==> flow/design.v <==
`timescale 1ns / 1ps
module JC_block(
    input [15:0] jmp_address_pm,
    input [15:0] current_address,
    input [5:0] op,
    input [1:0] flag_ex,
    input interrupt,
    input clk,
    input reset,
    output [15:0] jmp_loc,
    output pc_mux_sel
    );
    wire JV;
    wire JNV;
    wire JZ;
    wire JNZ;
    wire JMP;
    wire RET;
    wire [1:0] flag_mux_1;
    wire [1:0] flag_mux_2;
    reg [1:0] flag_reg;
    wire [15:0] nxt_address;
    wire [15:0] current_address_mux;
    reg [15:0] current_address_reg;
    wire [15:0] jmp_address_mux;
    reg F1;
    reg F2;
    assign JV =  ~op[5] & op[4] & op[3] & op[2] & ~op[1] & ~op[0] ;  
    assign JNV = ~op[5] & op[4] & op[3] & op[2] & ~op[1] & op[0] ;  
    assign JZ =  ~op[5] & op[4] & op[3] & op[2] & op[1] & ~op[0] ;  
    assign JNZ = ~op[5] & op[4] & op[3] & op[2] & op[1] & op[0] ;  
    assign JMP = ~op[5] & op[4] & op[3] & ~op[2] & ~op[1] & ~op[0] ;
    assign RET = ~op[5] & op[4] & ~op[3] & ~op[2] & ~op[1] & ~op[0] ;
    assign flag_mux_1 = (F2) ? flag_ex : flag_reg ;
    assign flag_mux_2 = (RET) ? flag_reg : flag_ex ;
    assign nxt_address = current_address + 1;
    assign current_address_mux = (interrupt)? nxt_address : current_address_reg ;
    assign jmp_address_mux = (F1) ? 'hf0000 : jmp_address_pm;
    assign jmp_loc = (RET) ? current_address_reg : jmp_address_mux ;
    assign pc_mux_sel = ( JV & flag_mux_2[0] ) | ( ~flag_mux_2[0] & JNV ) | ( JZ & flag_mux_2[1] ) | ( ~flag_mux_2[1] & JNZ ) | JMP | RET | F1 ;
    always @(posedge clk ) begin
        if (reset) begin
            flag_reg <= flag_mux_1 ;
            current_address_reg <= current_address_mux ;
            F1 <= interrupt;
            F2 <= interrupt;  
        end
        else begin
            flag_reg <= 0 ;
            current_address_reg <= 0 ;
            F1 <= 0 ;
            F2 <= 0 ;
        end
    end
endmodule  
`timescale 1ns / 1ps
module stall_control_block(
    input [5:0] op,
    input clk,
    input reset,
    output stall,
    output reg stall_pm
    );
    wire HLT;
    wire ld;
    wire JUMP;
    reg ldD0;
    reg jumpD0;
    reg jumpD1;
    assign HLT = op[0] & (~op[1]) & (~op[2]) & (~op[3]) & op[4] & (~op[5]);
    assign ld  = (~op[0]) & (~op[1]) & op[2] & (~op[3]) & op[4] & (~op[5]) & (~ldD0);
    assign JUMP = op[2] & op[3] & op[4] & (~op[5]) &( ~jumpD1);
    assign stall = HLT | ld | JUMP;
    always @(posedge clk)
    begin
			if(reset)begin
					ldD0 <= ld;
					jumpD0 <= JUMP;
					jumpD1 <= jumpD0;
					stall_pm <= stall;
            end
			else begin
					ldD0 <= 0;
					jumpD0 <= 0;
					jumpD1 <= 0;
					stall_pm <= 0;
			end
     end
endmodule
`timescale 1ns / 1ps
module program_memory_block(
    output [31:0] ins,
    output [15:0] current_address,
    input [15:0] jmp_loc,
    input pc_mux_sel,
    input [31:0] pm_rdata,
    input stall,
    input stall_pm,
    input reset,
    input clk
    );
    wire [31:0] PM_out;
    wire [15:0] hold_address_tmp;
    wire [15:0] next_address_tmp;
    wire [31:0] ins_prv_tmp;
	wire [31:0] ins_pm;
    assign PM_out = pm_rdata;
    reg [15:0] hold_address;
    reg [15:0] next_address;
    wire [15:0] CAJ;
    wire [15:0] CAR; 
    reg [31:0] ins_prv;
    assign CAJ = (stall == 1'b0) ? next_address : hold_address;
    assign CAR = (pc_mux_sel == 1'b0) ? CAJ : jmp_loc;
    assign current_address  = (reset == 1'b0) ? 16'b0 : CAR;
    assign ins_pm = (stall_pm == 1'b0) ? PM_out : ins_prv;
    assign ins = (reset == 1'b0) ? 32'b0 : ins_pm;
    assign hold_address_tmp = (reset == 1'b0) ? 16'b0 : current_address;
    assign next_address_tmp = (reset == 1'b0) ? 16'b0 : current_address + 16'b0000000000000001;
    assign ins_prv_tmp = (reset == 1'b0) ? 32'b0 : ins;
    always @ (posedge clk) begin
    if(reset)
       begin
            hold_address <= hold_address_tmp;
            next_address <= next_address_tmp;
            ins_prv <= ins_prv_tmp;
       end
       else begin
            hold_address <= 0;
            next_address <= 0;
            ins_prv <= 0;
       end
    end
endmodule
`timescale 1ns / 1ps
module Register_Bank_Block(
     input [15:0] ans_ex,
    input [15:0] ans_dm,
    input [15:0] ans_wb,
    input [15:0] imm,
    input [4:0] RA,
    input [4:0] RB,
    input [4:0] RW_dm,
    input [1:0] mux_sel_A,
    input [1:0] mux_sel_B,
    input imm_sel,
    input clk,
    output [15:0] A,
    output [15:0] B
    );
reg [15:0] RegBank [31:0];
reg [15:0] AR;
reg [15:0] BR;
wire [15:0] BI;
always @(posedge clk)
begin  
        AR <= RegBank[RA];
        BR <= RegBank[RB];
        RegBank[RW_dm] <= ans_dm;
end
assign A = (mux_sel_A == 2'b00) ? AR :
    (mux_sel_A == 2'b01) ? ans_ex :
    (mux_sel_A == 2'b10) ? ans_dm :
    (mux_sel_A == 2'b11) ? ans_wb : 0 ;
assign BI = (mux_sel_B == 2'b00) ? BR :
    (mux_sel_B == 2'b01) ? ans_ex :
    (mux_sel_B == 2'b10) ? ans_dm :
    (mux_sel_B == 2'b11) ? ans_wb : 0 ;
assign B = (imm_sel == 1'b0) ? BI : imm ;
endmodule
`timescale 1ns / 1ps
module execution_block(input [15:0] A,
                       input [15:0] B,
                       input [15:0] data_in,
                       input [5:0] op_dec,
                       input clk,
                       input reset,
                       output reg [15:0] ans_ex,
                       output reg [15:0] DM_data,
                       output reg [15:0] data_out,
                       output [1:0] flag_ex);
    wire [15:0] ans_tmp;
    wire [15:0] data_out_buff;
    reg [1:0] flag_prv;
    assign {flag_ex[0], ans_tmp} = (op_dec == 6'b000000) ? A + B :   
                                   (op_dec == 6'b000001) ? A + (~B) + 1 :   
                                   (op_dec == 6'b000010) ? {1'b0, B} :   
                                   (op_dec == 6'b000100) ? {1'b0, A & B} :   
                                   (op_dec == 6'b000101) ? {1'b0, A | B} :   
                                   (op_dec == 6'b000110) ? {1'b0, A ^ B} :   
                                   (op_dec == 6'b000111) ? {1'b0, ~B} :   
                                   (op_dec == 6'b001000) ? A + B :   
                                   (op_dec == 6'b001001) ? A + (~B) + 1 :   
                                   (op_dec == 6'b001010) ? {1'b0, B} :   
                                   (op_dec == 6'b001100) ? {1'b0, A & B} :   
                                   (op_dec == 6'b001101) ? {1'b0, A | B} :   
                                   (op_dec == 6'b001110) ? {1'b0, A ^ B} :   
                                   (op_dec == 6'b001111) ? {1'b0, ~B} :   
                                   (op_dec == 6'b010000) ? {1'b0, ans_ex} :   
                                   (op_dec == 6'b010001) ? {1'b0, ans_ex} :   
                                   (op_dec == 6'b010100) ? {1'b0, A} :   
                                   (op_dec == 6'b010101) ? {1'b0, A} :   
                                   (op_dec == 6'b010110) ? {1'b0, data_in} :   
                                   (op_dec == 6'b010111) ? {1'b0, ans_ex} :   
                                   (op_dec == 6'b011000) ? {1'b0, ans_ex} :   
                                   (op_dec == 6'b011001) ? {1'b0, A << B} :   
                                   (op_dec == 6'b011010) ? {1'b0, A >> B} :   
                                   (op_dec == 6'b011011) ? {1'b0, $signed(A) >>> B} :   
                                   (op_dec == 6'b011100) ? {flag_prv[0], ans_ex} :   
                                   (op_dec == 6'b011101) ? {flag_prv[0], ans_ex} :   
                                   (op_dec == 6'b011110) ? {flag_prv[0], ans_ex} :   
                                   (op_dec == 6'b011111) ? {flag_prv[0], ans_ex} :   
                                   {1'b0, 16'b0};   
    assign data_out_buff = (op_dec == 6'b010111) ? A : 0;   
    assign flag_ex[1] = (op_dec >= 6'b011100) ? flag_prv[1]:
                        (op_dec >= 6'b010000 & op_dec != 6'b010111) ? 0:
                         (ans_ex == 0) ? 1'b1 : 0;
    always @(posedge clk) begin
        if (reset) begin
            ans_ex <= ans_tmp;
            data_out <= data_out_buff;
            DM_data <= B;
            flag_prv <= flag_ex;
        end
        else begin
            ans_ex <= 0;
            data_out <= 0;
            DM_data <= 0;
            flag_prv <= 0;
        end
    end
endmodule  
`timescale 1ns / 1ps
module Data_Memory_Block(
    input [15:0] ans_ex,
    input [15:0] DM_data,
    input mem_rw_ex,
    input mem_en_ex,
    input mem_mux_sel_dm,
    input reset,
    input clk,
    output dm_en,
    output dm_we,
    output [15:0] dm_addr,
    output [15:0] dm_wdata,
    input [15:0] dm_rdata,
    output [15:0] ans_dm
    );
reg [15:0] Ex_out;
wire [15:0] DM_out;
assign dm_en = mem_en_ex;
assign dm_we = mem_rw_ex;
assign dm_addr = ans_ex;
assign dm_wdata = DM_data;
assign DM_out = dm_rdata;
always @(posedge clk)
begin
    if(reset)
       begin
            Ex_out <= ans_ex;
       end
       else begin
            Ex_out <= 0;
       end
end
assign ans_dm = (mem_mux_sel_dm == 1'b0)? Ex_out : DM_out;
endmodule
`timescale 1ns / 1ps
module dc_block(
input [31:0]ins,
input clk,
input reset,
output reg [15:0] imm,
output reg[5:0]op_dec,
output [4:0] RW_dm,
output [1:0] mux_sel_A,
output [1:0] mux_sel_B,
output reg imm_sel,
output reg mem_en_ex,
output reg mem_rw_ex,
output reg mem_mux_sel_dm
    );
wire JMP,Cond_J,LD_fb,Imm,ld,ST;
reg ld_dff,st_dff,lower_dff;
assign JMP = (~ins[31] && ins[30] && ins[29] && ~ins[28] && ~ins[27] && ~ins[26]);
assign Cond_J = (~ins[31] && ins[30] && ins[29] && ins[28]);
assign LD_fb = (~ins[31] && ins[30] && ~ins[29] && ins[28] && ~ins[27] && ~ins[26] && ~ld_dff);
assign Imm = (~ins[31] && ~ins[30] && ins[29]);
assign ld = (~ins[31] && ins[30] && ~ins[29] && ins[28] && ~ins[27] && ~ins[26]);
assign ST = (~ins[31] && ins[30] && ~ins[29] && ins[28] && ~ins[27] && ins[26]);
wire [5:0]op_dec_tmp;
wire [14:0]extendand;
wire [14:0]extend;
assign op_dec_tmp = (reset==0?5'b0:ins[31:26]);
wire JCnor,ld_fb_dff_tmp;
reg ld_fb_dff;
assign JCnor = ~(JMP || Cond_J || ld_dff);
assign ld_fb_dff_tmp  = (reset==0?0:ld_fb_dff);
assign extend = (JCnor==0?15'b0:15'b111111111111111);
assign extendand[0] = (extend[0] && ins[11]);    
assign extendand[1] = (extend[1] && ins[12]); 
assign extendand[2] = (extend[2] && ins[13]); 
assign extendand[3] = (extend[3] && ins[14]); 
assign extendand[4] = (extend[4] && ins[15]); 
assign extendand[5] = (extend[5] && ins[16]); 
assign extendand[6] = (extend[6] && ins[17]); 
assign extendand[7] = (extend[7] && ins[18]); 
assign extendand[8] = (extend[8] && ins[19]); 
assign extendand[9] = (extend[9] && ins[20]); 
assign extendand[10] = (extend[10] && ins[21]); 
assign extendand[11] = (extend[11] && ins[22]); 
assign extendand[12] = (extend[12] && ins[23]); 
assign extendand[13] = (extend[13] && ins[24]); 
assign extendand[14] = (extend[14] && ins[25]); 
wire ldand,ld_dff_tmp,st_dff_tmp,lower_dff_tmp;
assign ldand = (ld && ~ld_dff);
assign ld_dff_tmp = (reset==0?0:ldand);
assign st_dff_tmp = (reset==0?0:ST);
assign lower_dff_tmp = (reset==0?0:ins[26]);
wire loweror,lowerand,ldff1_tmp,ldff2_tmp,ldff3_tmp,ldff4_tmp;
reg ldff_2;
assign loweror = (ld_dff || st_dff);
assign lowerand = (loweror && ~lower_dff);
assign ldff1_tmp = (reset==0?0:lower_dff);
assign ldff2_tmp = (reset==0?0:lowerand);
assign ldff3_tmp = (reset==0?0:loweror);
assign ldff4_tmp = (reset==0?0:ldff_2);
wire immdff_tmp;
assign immdff_tmp = (reset==0?0:Imm);
wire [15:0]immreg_tmp;
assign immreg_tmp = (reset==0?0:ins[15:0]);
reg [4:0]r1,r2,r3,r4,r5,r6;
wire [4:0]r1_tmp,r2_tmp,r3_tmp,r4_tmp,r5_tmp,r6_tmp;
assign r1_tmp = (reset==0?0:extendand[9:5]);
assign r2_tmp = (reset==0?0:extendand[14:10]);
assign r3_tmp = (reset==0?0:r2);
assign r4_tmp = (reset==0?0:r3);
assign r5_tmp = (reset==0?0:r4);
assign r6_tmp = (reset==0?0:extendand[4:0]);
assign RW_dm = r4;
wire comp1,comp2,comp3,comp4,comp5,comp6;
wire a1,a2,a3,a4;
assign comp1 = (r1==r3?1:0);
assign comp2 = (r1==r4?1:0);
assign comp3 = (r5==r1?1:0);
assign comp4 = (r3==r6?1:0);
assign comp5 = (r6==r4?1:0);
assign comp6 = (r5==r6?1:0);
assign a1 = (~comp1 && comp2);
assign a2 = (~comp1 && ~comp2 && comp3);
assign a3 = (~comp4 && comp5);
assign a4 = (~comp4 && ~comp5 && comp6);
wire [1:0]enc1,enc2;
assign enc1 = ((1 && (comp1==0) && (a1==0) && (a2==0))==1?2'b00:
                ((1 && (comp1==1) && (a1==0) && (a2==0))==1?2'b01:
					 ( (1 && (comp1==0 || comp1==1) && (a1==1) && (a2==0))==1?2'b10:2'b11)));
assign enc2 = ((1 && (comp4==0) && (a3==0) && (a4==0))==1?2'b00:
                ((1 && (comp4==1) && (a3==0) && (a4==0))==1?2'b01:
					 ( (1 && (comp4==0 || comp4==1) && (a3==1) && (a4==0))==1?2'b10:2'b11)));
assign mux_sel_A = enc1;
assign mux_sel_B = enc2;
always @(posedge clk)
begin
op_dec <= op_dec_tmp;
ld_fb_dff <= ld_fb_dff_tmp;
ld_dff <= ld_dff_tmp;
st_dff <= st_dff_tmp;
lower_dff <= lower_dff_tmp;
mem_rw_ex <= ldff1_tmp;
ldff_2 <= ldff2_tmp;
mem_mux_sel_dm <= ldff4_tmp;
mem_en_ex <= ldff3_tmp;
imm_sel <= immdff_tmp;
imm <= immreg_tmp;
r1 <= r1_tmp;
r2 <= r2_tmp;
r3 <= r3_tmp;
r4 <= r4_tmp;
r5 <= r5_tmp;
r6 <= r6_tmp;
end
endmodule
`timescale 1ns / 1ps
module write_back_block(
    input [15:0] ans_dm,
    input clk,
    input reset,
    output reg [15:0] ans_wb
    );
    always @(posedge clk)
    begin
       if(reset)
       begin
            ans_wb  <= ans_dm;
       end
       else begin
            ans_wb <= 0;
       end
    end
endmodule
`timescale 1ns / 1ps
module MIPS(
    input [15:0] data_in,
    input clk,
    input interrupt,
    input reset,
    output [15:0] data_out,
    output [15:0] pm_addr,
    input [31:0] pm_rdata,
    output dm_en,
    output dm_we,
    output [15:0] dm_addr,
    output [15:0] dm_wdata,
    input [15:0] dm_rdata
    );
wire [31:0] ins;
wire [15:0] A;
wire [15:0] B;
wire [15:0] Current_Address;
wire [15:0] ans_ex;
wire [15:0] ans_dm;
wire [15:0] ans_wb;
wire [1:0] mux_sel_A;
wire [1:0] mux_sel_B;
wire imm_sel;
assign pm_addr = Current_Address;
wire stall,stall_pm,pc_mux_sel;
wire [15:0] jmp_loc;
wire [1:0] flag_ex;
wire [15:0] DM_data;
wire [15:0] imm;
wire [5:0] op_dec;
wire [4:0] RW_dm;
wire mem_en_ex,mem_rw_ex,mem_mux_sel_dm;
JC_block jc(
    .jmp_address_pm(ins[14:0]),
    .current_address(Current_Address),
    .op(ins[31:26]),
    .flag_ex(flag_ex),
    .interrupt(interrupt),
    .clk(clk),
    .reset(reset),
    .jmp_loc(jmp_loc),
    .pc_mux_sel(pc_mux_sel)
    );
stall_control_block sc(
    .op(ins[31:26]),
    .clk(clk),
    .reset(reset),
    .stall(stall),
    .stall_pm(stall_pm)
    );
program_memory_block pm(
    .ins(ins),
    .current_address(Current_Address),
    .jmp_loc(jmp_loc),
    .pc_mux_sel(pc_mux_sel),
    .pm_rdata(pm_rdata),
    .stall(stall),
    .stall_pm(stall_pm),
    .reset(reset),
    .clk(clk)
    );
Register_Bank_Block reg_bank(
    .ans_ex(ans_ex),
    .ans_dm(ans_dm),
    .ans_wb(ans_wb),
    .imm(imm),
    .RA(ins[20:16]),
    .RB(ins[15:11]),
    .RW_dm(RW_dm),
    .mux_sel_A(mux_sel_A),
    .mux_sel_B(mux_sel_B),
    .imm_sel(imm_sel),
    .clk(clk),
    .A(A),
    .B(B)
    );
execution_block ex(
		.A(A),
		.B(B),
      .data_in(data_in),
      .op_dec(op_dec),
      .clk(clk),
      .reset(reset),
      .ans_ex(ans_ex),
      .DM_data(DM_data),
      .data_out(data_out),
      .flag_ex(flag_ex)
		);
Data_Memory_Block dm(
	 .ans_ex(ans_ex),
    .DM_data(DM_data),
    .mem_rw_ex(mem_rw_ex),
    .mem_en_ex(mem_en_ex),
    .mem_mux_sel_dm(mem_mux_sel_dm),
    .reset(reset),
    .clk(clk),
    .dm_en(dm_en),
    .dm_we(dm_we),
    .dm_addr(dm_addr),
    .dm_wdata(dm_wdata),
    .dm_rdata(dm_rdata),
    .ans_dm(ans_dm)
    );
dc_block dc(
	 .ins(ins),
    .clk(clk),
	 .reset(reset),
    .imm(imm),
    .op_dec(op_dec),
    .RW_dm(RW_dm),
    .mux_sel_A(mux_sel_A),
    .mux_sel_B(mux_sel_B),
    .imm_sel(imm_sel),
    .mem_en_ex(mem_en_ex),
    .mem_rw_ex(mem_rw_ex),
    .mem_mux_sel_dm(mem_mux_sel_dm)
    );
write_back_block wb(
    .ans_dm(ans_dm),
    .clk(clk),
    .reset(reset),
    .ans_wb(ans_wb)
    );
endmodule
# [From RTL to reports: MIPS]
# Each step is given for the RTL above and for the edited RTL.
# Lines under "orig" count in the file above, lines under "edited" in the edited file.
# "delta" is "edited" less "orig", of the values as shown; "change_rel_pct" is that difference over "orig", in percent.
# Operators carry their Yosys type and port widths (W data, S select, Z words).
# Library cell names are shortened.
# The mark -- stands for no value.
[setup] design="MIPS" clk_port="clk" library="sky130hd" lib_corner="tt_025C_1v80"

# [Diff]
# The edit as a unified diff against the file above.
# This change comes from a script, not from a designer. The edited design behaves differently; no optimisation was intended.
# begin of diff
@@ -366,5 +366,4 @@
 ld_dff <= ld_dff_tmp;
 st_dff <= st_dff_tmp;
-lower_dff <= lower_dff_tmp;
 mem_rw_ex <= ldff1_tmp;
 ldff_2 <= ldff2_tmp;
@@ -380,4 +379,5 @@
 r6 <= r6_tmp;
 end
+always @(*) lower_dff = lower_dff_tmp;
 endmodule
 `timescale 1ns / 1ps
# end of diff

# [Word-level counts]
# Counts by Yosys on the flattened word-level netlist (proc, flatten, opt, wreduce; memories kept). Print and check cells are left out.
# Yosys's memory passes give these memory sizes; they may raise the number of words (mostly to a power of two), join words into wider ones and drop unused or constant bits.
[classes] element="n_logic" orig=69 edited=69 delta=0 change_rel_pct=0.00
[classes] element="eq_ne" orig=54 edited=54 delta=0 change_rel_pct=0.00
[classes] element="mux" orig=62 edited=63 delta=1 change_rel_pct=1.61
[classes] element="n_mul" orig=0 edited=0 delta=0
[classes] element="addsub" orig=5 edited=5 delta=0 change_rel_pct=0.00
[classes] element="n_div" orig=0 edited=0 delta=0
[classes] element="n_reduce_logical" orig=59 edited=59 delta=0 change_rel_pct=0.00
[classes] element="n_cmp" orig=2 edited=2 delta=0 change_rel_pct=0.00
[classes] element="shift" orig=3 edited=3 delta=0 change_rel_pct=0.00
[op_table] operator="$mux W1" orig=11 edited=12 delta=1 change_rel_pct=9.09
[op_table] operator="$logic_and A1 B1 Y1" orig=46 edited=46 delta=0 change_rel_pct=0.00
[op_table] operator="$and A1 B1 Y1" orig=36 edited=36 delta=0 change_rel_pct=0.00
[op_table] operator="$mux W17" orig=28 edited=28 delta=0 change_rel_pct=0.00
[op_table] operator="$not A1 Y1" orig=20 edited=20 delta=0 change_rel_pct=0.00
[op_table] operator="$eq A6 B5 Y1 const B" orig=14 edited=14 delta=0 change_rel_pct=0.00
[op_table] operator="$mux W16" orig=14 edited=14 delta=0 change_rel_pct=0.00
[op_table] operator="$or A1 B1 Y1" orig=8 edited=8 delta=0 change_rel_pct=0.00
[op_table] operator="$eq A6 B4 Y1 const B" orig=7 edited=7 delta=0 change_rel_pct=0.00
[op_table] operator="$eq A1 B1 Y1 const B" orig=6 edited=6 delta=0 change_rel_pct=0.00
[op_table] operator="$eq A5 B5 Y1" orig=6 edited=6 delta=0 change_rel_pct=0.00
[op_table] operator="$mux W2" orig=5 edited=5 delta=0 change_rel_pct=0.00
[op_table] operator="$eq A2 B2 Y1 const B" orig=4 edited=4 delta=0 change_rel_pct=0.00
[op_table] operator="$eq A6 B3 Y1 const B" orig=4 edited=4 delta=0 change_rel_pct=0.00
[op_table] operator="$logic_and A32 B1 Y1 const A" orig=4 edited=4 delta=0 change_rel_pct=0.00
[op_table] operator="$ne A21 B1 Y1 const B" orig=4 edited=4 delta=0 change_rel_pct=0.00
[op_table] operator="$logic_or A1 B1 Y1" orig=3 edited=3 delta=0 change_rel_pct=0.00
[op_table] operator="$add A16 B1 Y16 const B" orig=2 edited=2 delta=0 change_rel_pct=0.00
[op_table] operator="$eq A2 B1 Y1 const B" orig=2 edited=2 delta=0 change_rel_pct=0.00
[op_table] operator="$ge A6 B5 Y1 const B" orig=2 edited=2 delta=0 change_rel_pct=0.00
[op_table] operator="$logic_not A2 Y1" orig=2 edited=2 delta=0 change_rel_pct=0.00
[op_table] operator="$mux W15" orig=2 edited=2 delta=0 change_rel_pct=0.00
[op_table] operator="$mux W32" orig=2 edited=2 delta=0 change_rel_pct=0.00
[op_table] operator="$ne A15 B1 Y1 const B" orig=2 edited=2 delta=0 change_rel_pct=0.00
[op_table] operator="$ne A18 B1 Y1 const B" orig=2 edited=2 delta=0 change_rel_pct=0.00
[op_table] operator="$add A16 B16 Y17" orig=1 edited=1 delta=0 change_rel_pct=0.00
[op_table] operator="$add A16 B17 Y17" orig=1 edited=1 delta=0 change_rel_pct=0.00
[op_table] operator="$add A17 B1 Y17 const B" orig=1 edited=1 delta=0 change_rel_pct=0.00
# Not every row of either side is listed.
[word_totals] element="clocked_rd_ports_x_width" orig=32 edited=32 delta=0 change_rel_pct=0.00
[word_totals] element="reg_bits" orig=229 edited=228 delta=-1 change_rel_pct=-0.44
[word_totals] element="memories" orig=1 edited=1 delta=0 change_rel_pct=0.00
[word_totals] element="latchBits" orig=0 edited=0 delta=0
[word_totals] element="mem_bits_ro" orig=0 edited=0 delta=0
[word_totals] element="ram_bits" orig=512 edited=512 delta=0 change_rel_pct=0.00
[word_totals] element="wordCells" orig=287 edited=287 delta=0 change_rel_pct=0.00
[memory_table] element="memory_list" orig="reg_bank.RegBank 32x16 r2 w1" edited="reg_bank.RegBank 32x16 r2 w1"

# [Depth]
# Depth = most cells in a row (Yosys ltp): at word level without a register or memory, in the mapped netlist without a sequential cell, where the memories' decode and read muxes count.
[depth] element="word_depth" orig=54 edited=54 delta=0 change_rel_pct=0.00
[depth] element="abc_area" orig="0" edited="0"
[depth] element="mapped_depth" orig=34 edited=33 delta=-1 change_rel_pct=-2.94
[depth] element="depth_no_buf" orig=28 edited=27 delta=-1 change_rel_pct=-3.57

# [Mapped cells and area]
# Yosys stat after the flow's synthesis: flattened, memories mapped to cells. It holds for the ABC_AREA given above (unset counts as 0); a run with the other value may have another netlist.
[synth_totals] element="ff_cells" orig=749 edited=748 delta=-1 change_rel_pct=-0.13
[synth_totals] element="mapped_cells" orig=4017 edited=4021 delta=4 change_rel_pct=0.10
[synth_totals] element="synth_area_um2" orig=40452.5 edited=40481.3 delta=28.8 change_rel_pct=0.07
[synth_totals] element="buffers" orig=305 edited=300 delta=-5 change_rel_pct=-1.64
[synth_totals] element="seqArea_um2" orig=20119.3 edited=20099.3 delta=-20.0 change_rel_pct=-0.10
[types] type="a21oi_1" orig=147 edited=176 delta=29 change_rel_pct=19.73
[types] type="o22ai_1" orig=19 edited=36 delta=17 change_rel_pct=89.47
[types] type="nand2b_1" orig=25 edited=12 delta=-13 change_rel_pct=-52.00
[types] type="nor4_1" orig=20 edited=32 delta=12 change_rel_pct=60.00
[types] type="mux2i_1" orig=89 edited=78 delta=-11 change_rel_pct=-12.36
[types] type="and2_1" orig=58 edited=47 delta=-11 change_rel_pct=-18.97
[types] type="a221oi_1" orig=29 edited=19 delta=-10 change_rel_pct=-34.48
[types] type="o21ai_1" orig=18 edited=8 delta=-10 change_rel_pct=-55.56
[types] type="xor2_1" orig=20 edited=11 delta=-9 change_rel_pct=-45.00
[types] type="o21ai_0" orig=134 edited=142 delta=8 change_rel_pct=5.97
[types] type="o221ai_1" orig=27 edited=20 delta=-7 change_rel_pct=-25.93
[types] type="a21o_1" orig=11 edited=4 delta=-7 change_rel_pct=-63.64
[types] type="nand2_1" orig=818 edited=824 delta=6 change_rel_pct=0.73
[types] type="buf_1" orig=62 edited=56 delta=-6 change_rel_pct=-9.68
[types] type="xnor2_1" orig=50 edited=56 delta=6 change_rel_pct=12.00
[types] type="a211oi_1" orig=38 edited=32 delta=-6 change_rel_pct=-15.79
[types] type="o31ai_1" orig=34 edited=28 delta=-6 change_rel_pct=-17.65
[types] type="or4_1" orig=1 edited=7 delta=6 change_rel_pct=600.00
# Not every row of either side is listed.
# The figures by module come from a second, unflattened synthesis with its own total; it is not the netlist above.
[unflattened] element="hier_cells" orig=3672 edited=3672 delta=0 change_rel_pct=0.00
[unflattened] element="area_unflattened_um2" orig=42361.9 edited=42348.1 delta=-13.8 change_rel_pct=-0.03
# Each row is one instance without its submodules.
[by_module_orig] module="Register_Bank_Block" mod_area_um2=26425.3 instances=1 mod_seq_area_um2=16015.4 n_cells=1788
[by_module_orig] module="execution_block" mod_area_um2=8001.4 instances=1 mod_seq_area_um2=1001.0 n_cells=1119
[by_module_orig] module="program_memory_block" mod_area_um2=3191.8 instances=1 mod_seq_area_um2=1281.2 n_cells=294
[by_module_orig] module="dc_block" mod_area_um2=2013.2 instances=1 mod_seq_area_um2=1181.1 n_cells=177
[by_module_orig] module="JC_block" mod_area_um2=1167.4 instances=1 mod_seq_area_um2=340.3 n_cells=159
[by_module_orig] module="Data_Memory_Block" mod_area_um2=928.4 instances=1 mod_seq_area_um2=320.3 n_cells=85
[by_module_orig] module="write_back_block" mod_area_um2=446.7 instances=1 mod_seq_area_um2=320.3 n_cells=33
[by_module_orig] module="stall_control_block" mod_area_um2=183.9 instances=1 mod_seq_area_um2=80.1 n_cells=16
[by_module_orig] module="MIPS" mod_area_um2=3.8 instances=1 mod_seq_area_um2=0.0 n_cells=1
[by_module_edited] module="Register_Bank_Block" mod_area_um2=26425.3 instances=1 mod_seq_area_um2=16015.4 n_cells=1788
[by_module_edited] module="execution_block" mod_area_um2=8001.4 instances=1 mod_seq_area_um2=1001.0 n_cells=1119
[by_module_edited] module="program_memory_block" mod_area_um2=3191.8 instances=1 mod_seq_area_um2=1281.2 n_cells=294
[by_module_edited] module="dc_block" mod_area_um2=1999.4 instances=1 mod_seq_area_um2=1181.1 n_cells=177
[by_module_edited] module="JC_block" mod_area_um2=1167.4 instances=1 mod_seq_area_um2=340.3 n_cells=159
[by_module_edited] module="Data_Memory_Block" mod_area_um2=928.4 instances=1 mod_seq_area_um2=320.3 n_cells=85
[by_module_edited] module="write_back_block" mod_area_um2=446.7 instances=1 mod_seq_area_um2=320.3 n_cells=33
[by_module_edited] module="stall_control_block" mod_area_um2=183.9 instances=1 mod_seq_area_um2=80.1 n_cells=16
[by_module_edited] module="MIPS" mod_area_um2=3.8 instances=1 mod_seq_area_um2=0.0 n_cells=1

# [Timing after synthesis]
# OpenSTA on the mapped netlist: ideal clock, no wires. The path of least setup slack (recovery checks aside). Input and output delay are each 20% of the period. Register names are those of the netlist, which keeps one name where synthesis merged equal registers.
[synth_path] element="path_kind" orig="input port to output port" edited="input port to output port"
[synth_path] element="startpoint" orig="in dm_rdata[0]" edited="in dm_rdata[1]"
[synth_path] element="endpoint" orig="out pm_addr[1]" edited="out pm_addr[1]"
[synth_path] element="n_path_buf" orig=5 edited=6 delta=1 change_rel_pct=20.00
[synth_path] element="t_first_pin_ns" orig=2.400 edited=2.400 delta=0.000 change_rel_pct=0.00
[synth_path] element="tclk_ns" orig=12.0 edited=12.0 delta=0.0 change_rel_pct=0.00
[synth_path] element="input_delay_ns" orig=2.400 edited=2.400 delta=0.000 change_rel_pct=0.00
[synth_path] element="stages" orig=23 edited=20 delta=-3 change_rel_pct=-13.04
[synth_path] element="delay_ns" orig=4.898 edited=5.041 delta=0.143 change_rel_pct=2.92
[synth_path] element="slack_ns" orig=2.302 edited=2.159 delta=-0.143
[synth_path] element="required_time_ns" orig=9.600 edited=9.600 delta=0.000 change_rel_pct=0.00
[synth_path] element="out_delay_ns" orig=2.400 edited=2.400 delta=0.000 change_rel_pct=0.00
[synth_path] element="arrival_ns" orig=7.298 edited=7.441 delta=0.143 change_rel_pct=1.96
[synth_path] element="period_less_setup_slack_ns" orig=9.698 edited=9.841 delta=0.143 change_rel_pct=1.47
# "delay_ns" is the arrival time less input delay plus setup time.
# At an output port there is no setup time.
# "stages": output pins that drive a net of the path, with the launching flip-flop's if there is one; two outputs of one cell count as two.
# "period_less_setup_slack_ns" is the clock period less the worst setup slack; recovery checks do not enter. This is arithmetic on one report: input and output delays are still those of the set period (20% each).
# Between the ends stands the longest chain of elaborated cells between them, by number of cells; it is not shown to be the way that was timed. Of several equally long chains one is given.
# A line is the first line of the expression or statement that the cell stems from. Yosys adds cells for indexed reads and writes and turns some case tables into memories.
[synth_via_orig] cell_sequence="mux2_2 > or3_1 > a21oi_1 > o31a_1 > buf_6 > clkinv_2 > buf_2 > ha_1 > inv_1 > fa_1 > o21bai_1 > a21oi_2 > o21ai_1 > a21oi_2 > a31oi_1 > or3_1 > a221o_1 > o21a_1 > o21a_4 > buf_6 > buf_6 > clkbuf_1 > a211oi_1" elab_chain_cells=28
[synth_rtl_orig] element="start: declaration" line_no=414 text="input [15:0] dm_rdata"
[synth_rtl_orig] element="$mux W16" line_no=266 text="assign ans_dm = (mem_mux_sel_dm == 1'b0)? Ex_out : DM_out;"
[synth_rtl_orig] element="$mux W16" line_no=167 text="(mux_sel_B == 2'b10) ? ans_dm :"
[synth_rtl_orig] element="$mux W16" line_no=166 text="(mux_sel_B == 2'b01) ? ans_ex :"
[synth_rtl_orig] element="$mux W16" line_no=165 text="assign BI = (mux_sel_B == 2'b00) ? BR :"
[synth_rtl_orig] element="$mux W16" line_no=169 text="assign B = (imm_sel == 1'b0) ? BI : imm ;"
[synth_rtl_orig] element="$not A16 Y17" line_no=193 text="(op_dec == 6'b001001) ? A + (~B) + 1 :"
[synth_rtl_orig] element="$add A16 B17 Y17" line_no=193
[synth_rtl_orig] element="[... 9 more ...]"
[synth_rtl_orig] element="$mux W17" line_no=185 text="assign {flag_ex[0], ans_tmp} = (op_dec == 6'b000000) ? A + B :"
[synth_rtl_orig] element="$mux W2" line_no=35 text="assign flag_mux_2 = (RET) ? flag_reg : flag_ex ;"
[synth_rtl_orig] element="$not A1 Y1" line_no=40 text="assign pc_mux_sel = ( JV & flag_mux_2[0] ) | ( ~flag_mux_2[0] & JNV ) | ( JZ & flag_mux_2[1] ) | ( ~flag_mux_2 ..."
[synth_rtl_orig] element="$and A1 B1 Y1" line_no=40
[synth_rtl_orig] element="$or A1 B1 Y1 x6" line_no=40
[synth_rtl_orig] element="$mux W16" line_no=114 text="assign CAR = (pc_mux_sel == 1'b0) ? CAJ : jmp_loc;"
[synth_rtl_orig] element="$mux W16" line_no=115 text="assign current_address  = (reset == 1'b0) ? 16'b0 : CAR;"
[synth_rtl_orig] element="end: declaration" line_no=408 text="output [15:0] pm_addr,"
# Nets of the timed path that keep an RTL name, with a line that drives or declares them; the list need not be complete.
[synth_nets_orig] signal="B[0]" line_no=169
[synth_via_edited] cell_sequence="mux2_2 > or3_1 > a31oi_1 > o31a_1 > buf_2 > clkbuf_1 > buf_1 > fa_1 > a211oi_1 > o21ai_1 > nand4b_1 > a2111oi_4 > a22o_2 > a211oi_4 > nor2_4 > buf_6 > buf_2 > buf_1 > nor2b_1 > a211oi_1" elab_chain_cells=28
[synth_rtl_edited] element="start: declaration" line_no=414 text="input [15:0] dm_rdata"
[synth_rtl_edited] element="$mux W16" line_no=266 text="assign ans_dm = (mem_mux_sel_dm == 1'b0)? Ex_out : DM_out;"
[synth_rtl_edited] element="$mux W16" line_no=167 text="(mux_sel_B == 2'b10) ? ans_dm :"
[synth_rtl_edited] element="$mux W16" line_no=166 text="(mux_sel_B == 2'b01) ? ans_ex :"
[synth_rtl_edited] element="$mux W16" line_no=165 text="assign BI = (mux_sel_B == 2'b00) ? BR :"
[synth_rtl_edited] element="$mux W16" line_no=169 text="assign B = (imm_sel == 1'b0) ? BI : imm ;"
[synth_rtl_edited] element="$not A16 Y17" line_no=193 text="(op_dec == 6'b001001) ? A + (~B) + 1 :"
[synth_rtl_edited] element="$add A16 B17 Y17" line_no=193
[synth_rtl_edited] element="[... 9 more ...]"
[synth_rtl_edited] element="$mux W17" line_no=185 text="assign {flag_ex[0], ans_tmp} = (op_dec == 6'b000000) ? A + B :"
[synth_rtl_edited] element="$mux W2" line_no=35 text="assign flag_mux_2 = (RET) ? flag_reg : flag_ex ;"
[synth_rtl_edited] element="$not A1 Y1" line_no=40 text="assign pc_mux_sel = ( JV & flag_mux_2[0] ) | ( ~flag_mux_2[0] & JNV ) | ( JZ & flag_mux_2[1] ) | ( ~flag_mux_2 ..."
[synth_rtl_edited] element="$and A1 B1 Y1" line_no=40
[synth_rtl_edited] element="$or A1 B1 Y1 x6" line_no=40
[synth_rtl_edited] element="$mux W16" line_no=114 text="assign CAR = (pc_mux_sel == 1'b0) ? CAJ : jmp_loc;"
[synth_rtl_edited] element="$mux W16" line_no=115 text="assign current_address  = (reset == 1'b0) ? 16'b0 : CAR;"
[synth_rtl_edited] element="end: declaration" line_no=408 text="output [15:0] pm_addr,"

# [Path in the finished layout]
# From the final timing report of the runs of set A: the path of least setup slack in the routed layout; clock arrival at registers is part of the times.
[layout_path] element="path_kind" orig="input port to output port" edited="input port to output port"
[layout_path] element="startpoint" orig="in dm_rdata[0]" edited="in dm_rdata[13]"
[layout_path] element="endpoint" orig="out pm_addr[1]" edited="out pm_addr[13]"
[layout_path] element="stages" orig=21 edited=21 delta=0 change_rel_pct=0.00
[layout_path] element="required_time_ns" orig=9.60 edited=9.60 delta=0.00 change_rel_pct=0.00
[layout_path] element="arrival_ns" orig=8.96 edited=8.86 delta=-0.10 change_rel_pct=-1.12
[layout_path] element="t_first_pin_ns" orig=2.40 edited=2.40 delta=0.00 change_rel_pct=0.00
[layout_path] element="input_delay_ns" orig=2.40 edited=2.40 delta=0.00 change_rel_pct=0.00
[layout_path] element="n_path_buf" orig=2 edited=3 delta=1 change_rel_pct=50.00
[layout_path] element="slack_ns" orig=0.64 edited=0.74 delta=0.10
[layout_path] element="out_delay_ns" orig=2.40 edited=2.40 delta=0.00 change_rel_pct=0.00
[layout_path] element="tclk_ns" orig=12.0 edited=12.0 delta=0.0 change_rel_pct=0.00
# Between the ends stands the longest chain of elaborated cells between them, by number of cells; it is not shown to be the way that was timed. Of several equally long chains one is given.
[layout_via_orig] cell_sequence="clkdlybuf4s50_1 > mux2_2 > or3_1 > a21oi_1 > o31a_1 > clkinv_2 > ha_1 > inv_1 > fa_1 > o21bai_1 > a21oi_2 > o21ai_1 > a21oi_2 > a31oi_1 > or3_1 > a221o_1 > a41oi_2 > o21a_4 > nor2b_1 > a211oi_1 > clkdlybuf4s50_1" elab_chain_cells=28
[layout_rtl_orig] element="start: declaration" line_no=414 text="input [15:0] dm_rdata"
[layout_rtl_orig] element="$mux W16" line_no=266 text="assign ans_dm = (mem_mux_sel_dm == 1'b0)? Ex_out : DM_out;"
[layout_rtl_orig] element="$mux W16" line_no=167 text="(mux_sel_B == 2'b10) ? ans_dm :"
[layout_rtl_orig] element="$mux W16" line_no=166 text="(mux_sel_B == 2'b01) ? ans_ex :"
[layout_rtl_orig] element="$mux W16" line_no=165 text="assign BI = (mux_sel_B == 2'b00) ? BR :"
[layout_rtl_orig] element="$mux W16" line_no=169 text="assign B = (imm_sel == 1'b0) ? BI : imm ;"
[layout_rtl_orig] element="$not A16 Y17" line_no=193 text="(op_dec == 6'b001001) ? A + (~B) + 1 :"
[layout_rtl_orig] element="$add A16 B17 Y17" line_no=193
[layout_rtl_orig] element="[... 9 more ...]"
[layout_rtl_orig] element="$mux W17" line_no=185 text="assign {flag_ex[0], ans_tmp} = (op_dec == 6'b000000) ? A + B :"
[layout_rtl_orig] element="$mux W2" line_no=35 text="assign flag_mux_2 = (RET) ? flag_reg : flag_ex ;"
[layout_rtl_orig] element="$not A1 Y1" line_no=40 text="assign pc_mux_sel = ( JV & flag_mux_2[0] ) | ( ~flag_mux_2[0] & JNV ) | ( JZ & flag_mux_2[1] ) | ( ~flag_mux_2 ..."
[layout_rtl_orig] element="$and A1 B1 Y1" line_no=40
[layout_rtl_orig] element="$or A1 B1 Y1 x6" line_no=40
[layout_rtl_orig] element="$mux W16" line_no=114 text="assign CAR = (pc_mux_sel == 1'b0) ? CAJ : jmp_loc;"
[layout_rtl_orig] element="$mux W16" line_no=115 text="assign current_address  = (reset == 1'b0) ? 16'b0 : CAR;"
[layout_rtl_orig] element="end: declaration" line_no=408 text="output [15:0] pm_addr,"
# Nets of the timed path that keep an RTL name, with a line that drives or declares them; the list need not be complete.
[layout_nets_orig] signal="ans_dm[0]" line_no=266
[layout_via_edited] cell_sequence="clkdlybuf4s50_1 > mux2_2 > inv_1 > nand3_1 > a31oi_1 > nor3_1 > a21oi_1 > inv_1 > ha_1 > o2111ai_1 > or2_1 > a211oi_2 > o32ai_2 > a22oi_2 > o31ai_4 > nor2_4 > buf_4 > nor2_1 > a31oi_1 > inv_1 > clkdlybuf4s50_1" elab_chain_cells=28
[layout_rtl_edited] element="start: declaration" line_no=414 text="input [15:0] dm_rdata"
[layout_rtl_edited] element="$mux W16" line_no=266 text="assign ans_dm = (mem_mux_sel_dm == 1'b0)? Ex_out : DM_out;"
[layout_rtl_edited] element="$mux W16" line_no=167 text="(mux_sel_B == 2'b10) ? ans_dm :"
[layout_rtl_edited] element="$mux W16" line_no=166 text="(mux_sel_B == 2'b01) ? ans_ex :"
[layout_rtl_edited] element="$mux W16" line_no=165 text="assign BI = (mux_sel_B == 2'b00) ? BR :"
[layout_rtl_edited] element="$mux W16" line_no=169 text="assign B = (imm_sel == 1'b0) ? BI : imm ;"
[layout_rtl_edited] element="$not A16 Y17" line_no=193 text="(op_dec == 6'b001001) ? A + (~B) + 1 :"
[layout_rtl_edited] element="$add A16 B17 Y17" line_no=193
[layout_rtl_edited] element="[... 9 more ...]"
[layout_rtl_edited] element="$mux W17" line_no=185 text="assign {flag_ex[0], ans_tmp} = (op_dec == 6'b000000) ? A + B :"
[layout_rtl_edited] element="$mux W2" line_no=35 text="assign flag_mux_2 = (RET) ? flag_reg : flag_ex ;"
[layout_rtl_edited] element="$not A1 Y1" line_no=40 text="assign pc_mux_sel = ( JV & flag_mux_2[0] ) | ( ~flag_mux_2[0] & JNV ) | ( JZ & flag_mux_2[1] ) | ( ~flag_mux_2 ..."
[layout_rtl_edited] element="$and A1 B1 Y1" line_no=40
[layout_rtl_edited] element="$or A1 B1 Y1 x6" line_no=40
[layout_rtl_edited] element="$mux W16" line_no=114 text="assign CAR = (pc_mux_sel == 1'b0) ? CAJ : jmp_loc;"
[layout_rtl_edited] element="$mux W16" line_no=115 text="assign current_address  = (reset == 1'b0) ? 16'b0 : CAR;"
[layout_rtl_edited] element="end: declaration" line_no=408 text="output [15:0] pm_addr,"
[layout_nets_edited] signal="ans_dm[13]" line_no=266
[layout_nets_edited] signal="B[13]" line_no=169

# [Layout results]
# Both versions went through the flow (Yosys, OpenROAD) with the same settings in each pair. Constraints: input delay and output delay 20% of the set period each, output load 0.01 pF.
[flow_settings_set_A] CORE_UTILIZATION=40 PLACE_DENSITY=0.6 period_ns=12.0 CAP_MARGIN=20 CORE_MARGIN=2 SLEW_MARGIN=20
[results_set_A] element="clock_period_reached_ns" orig=11.363 edited=11.257 delta=-0.106 change_rel_pct=-0.93
[results_set_A] element="ys_area_um2" orig=40452.5 edited=40481.3 delta=28.8 change_rel_pct=0.07
[results_set_A] element="holdWs_ns" orig=0.417 edited=0.421 delta=0.004
[results_set_A] element="finalCellArea_um2" orig=46131.7 edited=46305.7 delta=174.0 change_rel_pct=0.38
[results_set_A] element="die_footprint_um2" orig=103690.0 edited=103765.0 delta=75.0 change_rel_pct=0.07
[results_set_A] element="ws_setup_ns" orig=0.637 edited=0.743 delta=0.106
[flow_settings_set_B] CAP_MARGIN=40 CELL_PAD_IN_SITES_DETAIL_PLACEMENT=1 CELL_PAD_IN_SITES_GLOBAL_PLACEMENT=2 CORE_UTILIZATION=22 CTS_CLUSTER_DIAMETER=205 GPL_ROUTABILITY_DRIVEN=0 GPL_TIMING_DRIVEN=1 PLACE_DENSITY=0.92 period_ns=6.41 CORE_MARGIN=2 SLEW_MARGIN=20
[results_set_B] element="clock_period_reached_ns" orig=7.576 edited=7.355 delta=-0.221 change_rel_pct=-2.92
[results_set_B] element="ys_area_um2" orig=40452.5 edited=40481.3 delta=28.8 change_rel_pct=0.07
[results_set_B] element="holdWs_ns" orig=0.414 edited=0.429 delta=0.015
[results_set_B] element="finalCellArea_um2" orig=51757.1 edited=52335.2 delta=578.1 change_rel_pct=1.12
[results_set_B] element="die_footprint_um2" orig=187320.0 edited=187454.0 delta=134.0 change_rel_pct=0.07
[results_set_B] element="ws_setup_ns" orig=-1.166 edited=-0.945 delta=0.221
# "clock_period_reached_ns" is the run's clock period less its worst setup slack. It is reckoned from that one timing run; input and output delays stay at 20% of the period that was set.
